==> flow/design.v <==
module SME(clk,reset,chardata,isstring,ispattern,valid,match,match_index);
  input clk;
  input reset;
  input [7:0] chardata;
  input isstring;
  input ispattern;
  output match;
  output [4:0] match_index;
  output valid;
  reg match;
  reg [4:0] match_index;
  reg valid;
  reg [7:0] string_data [31:0];
  reg [5:0] string_length;
  reg [7:0] pattern_data [7:0];
  reg [3:0] pattern_length;
  reg [1:0] state;
  reg [5:0] string_counter;
  reg [3:0] pattern_counter;
  reg fresh;             
  reg [5:0] head;        
  reg star_seen;         
  reg [3:0] star_pattern;  
  reg [5:0] star_string;   
  parameter DATA_READ   = 0;
  parameter FIND_HEAD   = 1;
  parameter CHECK_DATA  = 2;
  parameter DATA_OUT    = 3;
  always@(*) valid <= (state == DATA_OUT);
  wire anchored = (pattern_data[0] == "^");
  wire [7:0] pchar = pattern_data[pattern_counter[2:0]];
  wire [7:0] schar = string_data[string_counter[4:0]];
  wire [7:0] prev_char = string_data[head[4:0] - 5'd1];
  wire at_end = (string_counter >= string_length);
  always @(posedge clk or posedge reset) begin
    if(reset)begin
      state <= DATA_READ;
      string_length <= 0;
      pattern_length <= 0;
      match_index <= 0;
      match <= 0;
      fresh <= 1;
      head <= 0;
      star_seen <= 0;
    end
    else begin
      case(state)
        DATA_READ:begin
          if(isstring)begin
            if(fresh)begin
              string_length <= 1;
              string_data[0] <= chardata;
            end
            else begin
              string_length <= string_length + 1;
              string_data[string_length[4:0]] <= chardata;
            end
            pattern_length <= 0;
            fresh <= 0;
          end
          else if(ispattern)begin
            pattern_length <= pattern_length + 1;
            pattern_data[pattern_length[2:0]] <= chardata;
            fresh <= 0;
          end
          else if(pattern_length != 0)begin
            state <= FIND_HEAD;
            head <= 0;
          end
        end
        FIND_HEAD:begin
          if(head >= string_length)begin
            state <= DATA_OUT;
            match <= 0;
            match_index <= 0;
          end
          else if(anchored && head != 0 && prev_char != " ")begin
            head <= head + 1;
          end
          else begin
            state <= CHECK_DATA;
            string_counter <= head;
            pattern_counter <= anchored ? 4'd1 : 4'd0;
            star_seen <= 0;
          end
        end
        CHECK_DATA:begin
          if(pattern_counter >= pattern_length)begin  
            state <= DATA_OUT;
            match <= 1;
            match_index <= head[4:0];
          end
          else if(pchar == "*")begin
            star_seen <= 1;
            star_pattern <= pattern_counter + 1;
            star_string <= string_counter;
            pattern_counter <= pattern_counter + 1;
          end
          else if(pchar == "$" && at_end)begin
            pattern_counter <= pattern_counter + 1;
          end
          else if(!at_end && ( schar == pchar || pchar == "."
                              || (pchar == "$" && schar == " ") ))begin
            string_counter <= string_counter + 1;
            pattern_counter <= pattern_counter + 1;
          end
          else if(star_seen && star_string < string_length)begin
            star_string <= star_string + 1;
            string_counter <= star_string + 1;
            pattern_counter <= star_pattern;
          end
          else begin
            state <= FIND_HEAD;
            head <= head + 1;
          end
        end
        DATA_OUT:begin
          match <= 0;
          match_index <= 0;
          fresh <= 1;
          pattern_length <= 0;
          state <= DATA_READ;
          if(isstring)begin
            string_length <= 1;
            string_data[0] <= chardata;
            fresh <= 0;
          end
          else if(ispattern)begin
            pattern_length <= 1;
            pattern_data[0] <= chardata;
            fresh <= 0;
          end
        end
        default begin
          state <= DATA_READ;
        end
      endcase
    end
  end
endmodule
From RTL to reports: SME:

What the tools print for SME, step after step.
Lines are those of the file above, counted from 1.
Operators: Yosys type, input widths -> output width; for muxes data width and select width s.
Not given: -

* top module: SME
* clock port: clk
* standard-cell library: sky130hd
* timing corner: tt_025C_1v80

Word-level counts:

Counts by Yosys on the flattened word-level netlist (proc, flatten, opt, wreduce). Print and check cells are left out. Cells with the same type and inputs are merged into one.

* flip-flop bits (word level): 366
* word-level cells: 369
* output and inout bits: 7
* bits of input ports: 12

* mux-type cells: 81
* reductions and logical operators: 73
* equality and inequality tests: 148
* add/sub/neg operators: 7
* bitwise gates (word level): 4
* order comparisons: 4

Operator list (count)
* $pmux 8 s32: 2
* $eq 5x5->1 const B: 48
* $reduce_and 5->1: 40
* $mux 6: 23
* $eq 5x4->1 const B: 24
* $mux 8: 9
* $pmux 8 s8: 1
* $eq 5x3->1 const B: 12
* $ne 2x2->1 const B: 22
* $mux 4: 9
* $eq 8x6->1 const B: 4
* $pmux 8 s2: 2
* $eq 5x2->1 const B: 6
* $eq 3x3->1 const B: 8
* $ne 3x3->1 const B: 8
* $add 6x1->6 const B: 4
* $pmux 6 s2: 2
* $mux 2: 10
* $pmux 6 s3: 1
* $pmux 4 s2: 2
* $eq 5x1->1 const B: 3
* $logic_not 5->1: 3
* $pmux 5 s3: 1
* $mux 1: 13
* $eq 3x2->1 const B: 4
* $ge 6x6->1: 2
* $reduce_and 6->1: 2
* $reduce_and 11->1: 1

Other operator kinds: 31; their cells: 51.

Longest topological paths:

Yosys ltp: most cells in a row. Word level: on the elaborated netlist, between registers, memories and ports. Mapped: between sequential cells and ports; inverters and the memories' decode and read muxes count.

* word-level depth: 11
* ABC_AREA: 0
* mapped depth: 20
* gate-level depth less buffers: 14

Netlist:

Yosys stat after the flow's synthesis: flattened, memories mapped to cells. It holds for the ABC_AREA given above (unset counts as 0); a run with the other value may have another netlist.

* cells in the netlist: 1637
* area of sequential cells: 10913.0 µm²
* flip-flop cells: 368
* buffers: 107
* mapped area: 19293.5 µm²

Cell types
* sky130_fd_sc_hd__edfxtp_1: count 340, total area 1.02E+04 µm²
* sky130_fd_sc_hd__dfrtp_1: count 26, total area 650.624 µm²
* sky130_fd_sc_hd__ha_1: count 52, total area 650.624 µm²
* sky130_fd_sc_hd__mux2i_1: count 63, total area 630.605 µm²
* sky130_fd_sc_hd__nand2_1: count 109, total area 409.142 µm²
* sky130_fd_sc_hd__o21ai_0: count 81, total area 405.389 µm²
* sky130_fd_sc_hd__a22oi_1: count 47, total area 352.838 µm²
* sky130_fd_sc_hd__mux2_2: count 31, total area 349.085 µm²
* sky130_fd_sc_hd__nor2_1: count 92, total area 345.331 µm²
* sky130_fd_sc_hd__nand3_1: count 62, total area 310.298 µm²
* sky130_fd_sc_hd__a21oi_1: count 56, total area 280.269 µm²
* sky130_fd_sc_hd__clkbuf_1: count 73, total area 274.013 µm²
* sky130_fd_sc_hd__a22o_1: count 31, total area 271.51 µm²
* sky130_fd_sc_hd__nor3_1: count 46, total area 230.221 µm²
* sky130_fd_sc_hd__and3_1: count 29, total area 181.424 µm²
* sky130_fd_sc_hd__o22ai_1: count 28, total area 175.168 µm²
* sky130_fd_sc_hd__a31oi_1: count 26, total area 162.656 µm²
* sky130_fd_sc_hd__inv_1: count 41, total area 153.898 µm²

Not listed: further types 76, cells in them 404.

Timing after synthesis:

OpenSTA on the mapped netlist: ideal clock, no wires. The path of least setup slack (recovery checks aside). Input and output delay are each 20% of the period. Register names are those of the netlist, which keeps one name where synthesis merged equal registers.

* path type: flip-flop to flip-flop
* from: register pattern_counter[2]
* to: register string_counter[0]
* setup slack: 1278 ps
* library setup time: 379 ps
* data required time: 5821 ps
* stages on the path: 20
* clock period: 6200 ps
* time at the first pin: 0 ps
* buffers on the path: 6
* path delay: 4921 ps
* arrival: 4542 ps
* synthesis period reached: 4922 ps

"path delay" is the arrival time less input delay plus setup time.
"stages on the path": output pins that drive a net of the path, with the launching flip-flop's if there is one; two outputs of one cell count as two.
"synthesis period reached" is the clock period less the worst setup slack; recovery checks do not enter. This is arithmetic on one report: input and output delays are still those of the set period (20% each).
Between the ends stands the longest chain of elaborated cells between them, by number of cells; it is not shown to be the way that was timed. Of several equally long chains one is given.
A line is the first line of the expression or statement that the cell stems from. Yosys adds cells for indexed reads and writes and turns some case tables into memories.
A register here has more assigning lines than the two given.
The path ends at the enable pin of a flip-flop; only ways to that pin are counted.

* cells stage by stage: sky130_fd_sc_hd__edfxtp_1 > sky130_fd_sc_hd__buf_2 > sky130_fd_sc_hd__buf_1 > sky130_fd_sc_hd__inv_1 > sky130_fd_sc_hd__ha_1 > sky130_fd_sc_hd__buf_6 > sky130_fd_sc_hd__or4_4 > sky130_fd_sc_hd__buf_6 > sky130_fd_sc_hd__or2_0 > sky130_fd_sc_hd__buf_6 > sky130_fd_sc_hd__o22ai_4 > sky130_fd_sc_hd__nor4b_2 > sky130_fd_sc_hd__and4_1 > sky130_fd_sc_hd__o2111ai_1 > sky130_fd_sc_hd__a2111oi_4 > sky130_fd_sc_hd__a211oi_2 > sky130_fd_sc_hd__nor2_4 > sky130_fd_sc_hd__buf_6 > sky130_fd_sc_hd__o21bai_1 > sky130_fd_sc_hd__a211oi_1
* length of the longest elaborated chain: 8
* elaborated cells between the ends (all ways): 24
* those cells by class: compare: 1; eq/ne: 15; mux: 1; reduce/logical: 7

Ends and longest elaborated chain, post-synthesis
* start, declared: line 19 `reg [3:0] pattern_counter;`
* start, assigned: line 83 `pattern_counter <= anchored ? 4'd1 : 4'd0;`
* start, assigned: line 97 `pattern_counter <= pattern_counter + 1;`
* $eq 3x3->1: line 31 `wire [7:0] pchar = pattern_data[pattern_counter[2:0]];`
* $pmux 8 s8: line 31
* $eq 8x8->1: line 102 `else if(!at_end && ( schar == pchar || pchar == "."`
* $logic_or 1x1->1 (2 in a row): line 102
* $logic_and 1x1->1: line 102
* $ne 3x3->1
* $reduce_and 8->1
* end, assigned: line 104 `string_counter <= string_counter + 1;`
* end, assigned: line 109 `string_counter <= star_string + 1;`
* end, declared: line 18 `reg [5:0] string_counter;`

Timing after layout:

From the final timing report of flow run A: the path of least setup slack in the routed layout; clock arrival at registers is part of the times.
The report prints the path's times to 10 ps; the period is as set.

* path type: flip-flop to flip-flop
* from: register string_counter[4]
* to: register pattern_counter[2]
* stages on the path: 15
* library setup time: 280 ps
* clock period: 5780 ps
* time at the first pin: 580 ps
* data required time: 6070 ps
* buffers on the path: 3
* arrival: 5720 ps
* setup slack: 350 ps

Between the ends stands the longest chain of elaborated cells between them, by number of cells; it is not shown to be the way that was timed. Of several equally long chains one is given.
A register here has more assigning lines than the two given.
The path ends at the enable pin of a flip-flop; only ways to that pin are counted.

* cells stage by stage: sky130_fd_sc_hd__edfxtp_1 > sky130_fd_sc_hd__buf_12 > sky130_fd_sc_hd__buf_12 > sky130_fd_sc_hd__mux2i_1 > sky130_fd_sc_hd__o22ai_1 > sky130_fd_sc_hd__or4_1 > sky130_fd_sc_hd__or4_4 > sky130_fd_sc_hd__a22oi_1 > sky130_fd_sc_hd__o2111ai_1 > sky130_fd_sc_hd__a2111oi_4 > sky130_fd_sc_hd__a211oi_2 > sky130_fd_sc_hd__nor2_4 > sky130_fd_sc_hd__nor3_1 > sky130_fd_sc_hd__a211oi_1 > sky130_fd_sc_hd__buf_4
* length of the longest elaborated chain: 8
* elaborated cells between the ends (all ways): 44
* source lines of those cells: 5
* those cells by class: compare: 1; eq/ne: 34; mux: 1; reduce/logical: 8

Ends and longest elaborated chain, after layout
* start, declared: line 18 `reg [5:0] string_counter;`
* start, assigned: line 82 `string_counter <= head;`
* start, assigned: line 104 `string_counter <= string_counter + 1;`
* $eq 5x5->1: line 32 `wire [7:0] schar = string_data[string_counter[4:0]];`
* $pmux 8 s32: line 32
* $eq 8x8->1: line 102 `else if(!at_end && ( schar == pchar || pchar == "."`
* $logic_or 1x1->1 (2 in a row): line 102
* $logic_and 1x1->1: line 102
* $ne 5x5->1
* $reduce_and 6->1
* end, assigned: line 100 `pattern_counter <= pattern_counter + 1;`
* end, assigned: line 105 `pattern_counter <= pattern_counter + 1;`
* end, declared: line 19 `reg [3:0] pattern_counter;`

--- measured runs ---
SME through Yosys and OpenROAD on sky130hd: 5 stored runs, unordered, with their settings and measured results. The constraints put input and output delay at 20% of the set period each and load the outputs with 0.01 pF.
"achieved clock period": clock period set for the run, less the worst setup slack. It is reckoned from that one timing run; input and output delays stay at 20% of the period that was set.
"worst setup path time" = time allowed to the worst setup path (clock period - input delay - output delay, where it has them) - its slack; a late launch clock adds to it, a late capture clock takes from it.
"overall power" rests on the timing tool's default activity at the inputs, not on a simulated workload.
"worst setup path time" is given in steps of 10 ps.

### Flow run A

Settings: `CORE_UTILIZATION=42`, `period_ns=5.78`, `CAP_MARGIN=20`, `CORE_MARGIN=2`, `SLEW_MARGIN=20`

- Cell area after synthesis: 19,293.5 µm²
- Area of the die: 47,668.0 µm²
- Standard-cell area after routing: 21,725.8 µm²
- Final utilization: 47.9 %
- Setup slack of the worst path: 348 ps
- Setup TNS: 0 ps
- Worst-case hold slack: 479 ps
- Overall power: 7.602 mW
- Achieved clock period: 5,432 ps
- Worst setup path time: 5,430 ps
- Worst path kind: flip-flop to flip-flop

### Flow run B

Settings: `ABC_AREA=1`, `CELL_PAD_IN_SITES_GLOBAL_PLACEMENT=3`, `CORE_MARGIN=8`, `SLEW_MARGIN=35`, `TNS_END_PERCENT=25`, `period_ns=6.2`, `CAP_MARGIN=20`, `CORE_UTILIZATION=40`

- Cell area after synthesis: 19,815.3 µm²
- Area of the die: 56,915.6 µm²
- Standard-cell area after routing: 22,061.2 µm²
- Final utilization: 45.1 %
- Setup slack of the worst path: 705 ps
- Setup TNS: 0 ps
- Worst-case hold slack: 520 ps
- Overall power: 7.479 mW
- Achieved clock period: 5,495 ps
- Worst setup path time: 5,490 ps
- Worst path kind: flip-flop to flip-flop

### Flow run C

Settings: `period_ns=5.78`, `CAP_MARGIN=20`, `CORE_MARGIN=2`, `CORE_UTILIZATION=40`, `SLEW_MARGIN=20`

- Cell area after synthesis: 19,293.5 µm²
- Area of the die: 50,005.9 µm²
- Standard-cell area after routing: 21,518.1 µm²
- Final utilization: 45.2 %
- Setup slack of the worst path: 540 ps
- Setup TNS: 0 ps
- Worst-case hold slack: 481 ps
- Overall power: 7.385 mW
- Achieved clock period: 5,240 ps
- Worst setup path time: 5,240 ps
- Worst path kind: flip-flop to flip-flop

### Flow run D

Settings: `ABC_AREA=1`, `CELL_PAD_IN_SITES_DETAIL_PLACEMENT=1`, `CELL_PAD_IN_SITES_GLOBAL_PLACEMENT=1`, `CORE_ASPECT_RATIO=1.68`, `CTS_CLUSTER_DIAMETER=392`, `GPL_ROUTABILITY_DRIVEN=0`, `GPL_TIMING_DRIVEN=0`, `PLACE_DENSITY=0.49`, `period_ns=6.2`, `CAP_MARGIN=20`, `CORE_MARGIN=2`, `CORE_UTILIZATION=40`, `SLEW_MARGIN=20`

- Cell area after synthesis: 19,815.3 µm²
- Area of the die: 51,394.0 µm²
- Standard-cell area after routing: 22,223.8 µm²
- Final utilization: 45.5 %
- Setup slack of the worst path: 850 ps
- Setup TNS: 0 ps
- Worst-case hold slack: 524 ps
- Overall power: 7.351 mW
- Achieved clock period: 5,350 ps
- Worst setup path time: 5,350 ps
- Worst path kind: flip-flop to flip-flop

### Flow run E

Settings: `ABC_AREA=1`, `CELL_PAD_IN_SITES_DETAIL_PLACEMENT=1`, `CELL_PAD_IN_SITES_GLOBAL_PLACEMENT=0`, `CORE_ASPECT_RATIO=1.68`, `CTS_CLUSTER_DIAMETER=392`, `GPL_ROUTABILITY_DRIVEN=1`, `GPL_TIMING_DRIVEN=1`, `PLACE_DENSITY=0.49`, `period_ns=6.2`, `CAP_MARGIN=20`, `CORE_MARGIN=2`, `CORE_UTILIZATION=40`, `SLEW_MARGIN=20`

- Cell area after synthesis: 19,815.3 µm²
- Area of the die: 51,394.0 µm²
- Standard-cell area after routing: 21,857.2 µm²
- Final utilization: 44.7 %
- Setup slack of the worst path: 1,216 ps
- Setup TNS: 0 ps
- Worst-case hold slack: 522 ps
- Overall power: 7.383 mW
- Achieved clock period: 4,984 ps
- Worst setup path time: 4,980 ps
- Worst path kind: flip-flop to flip-flop
--- end ---
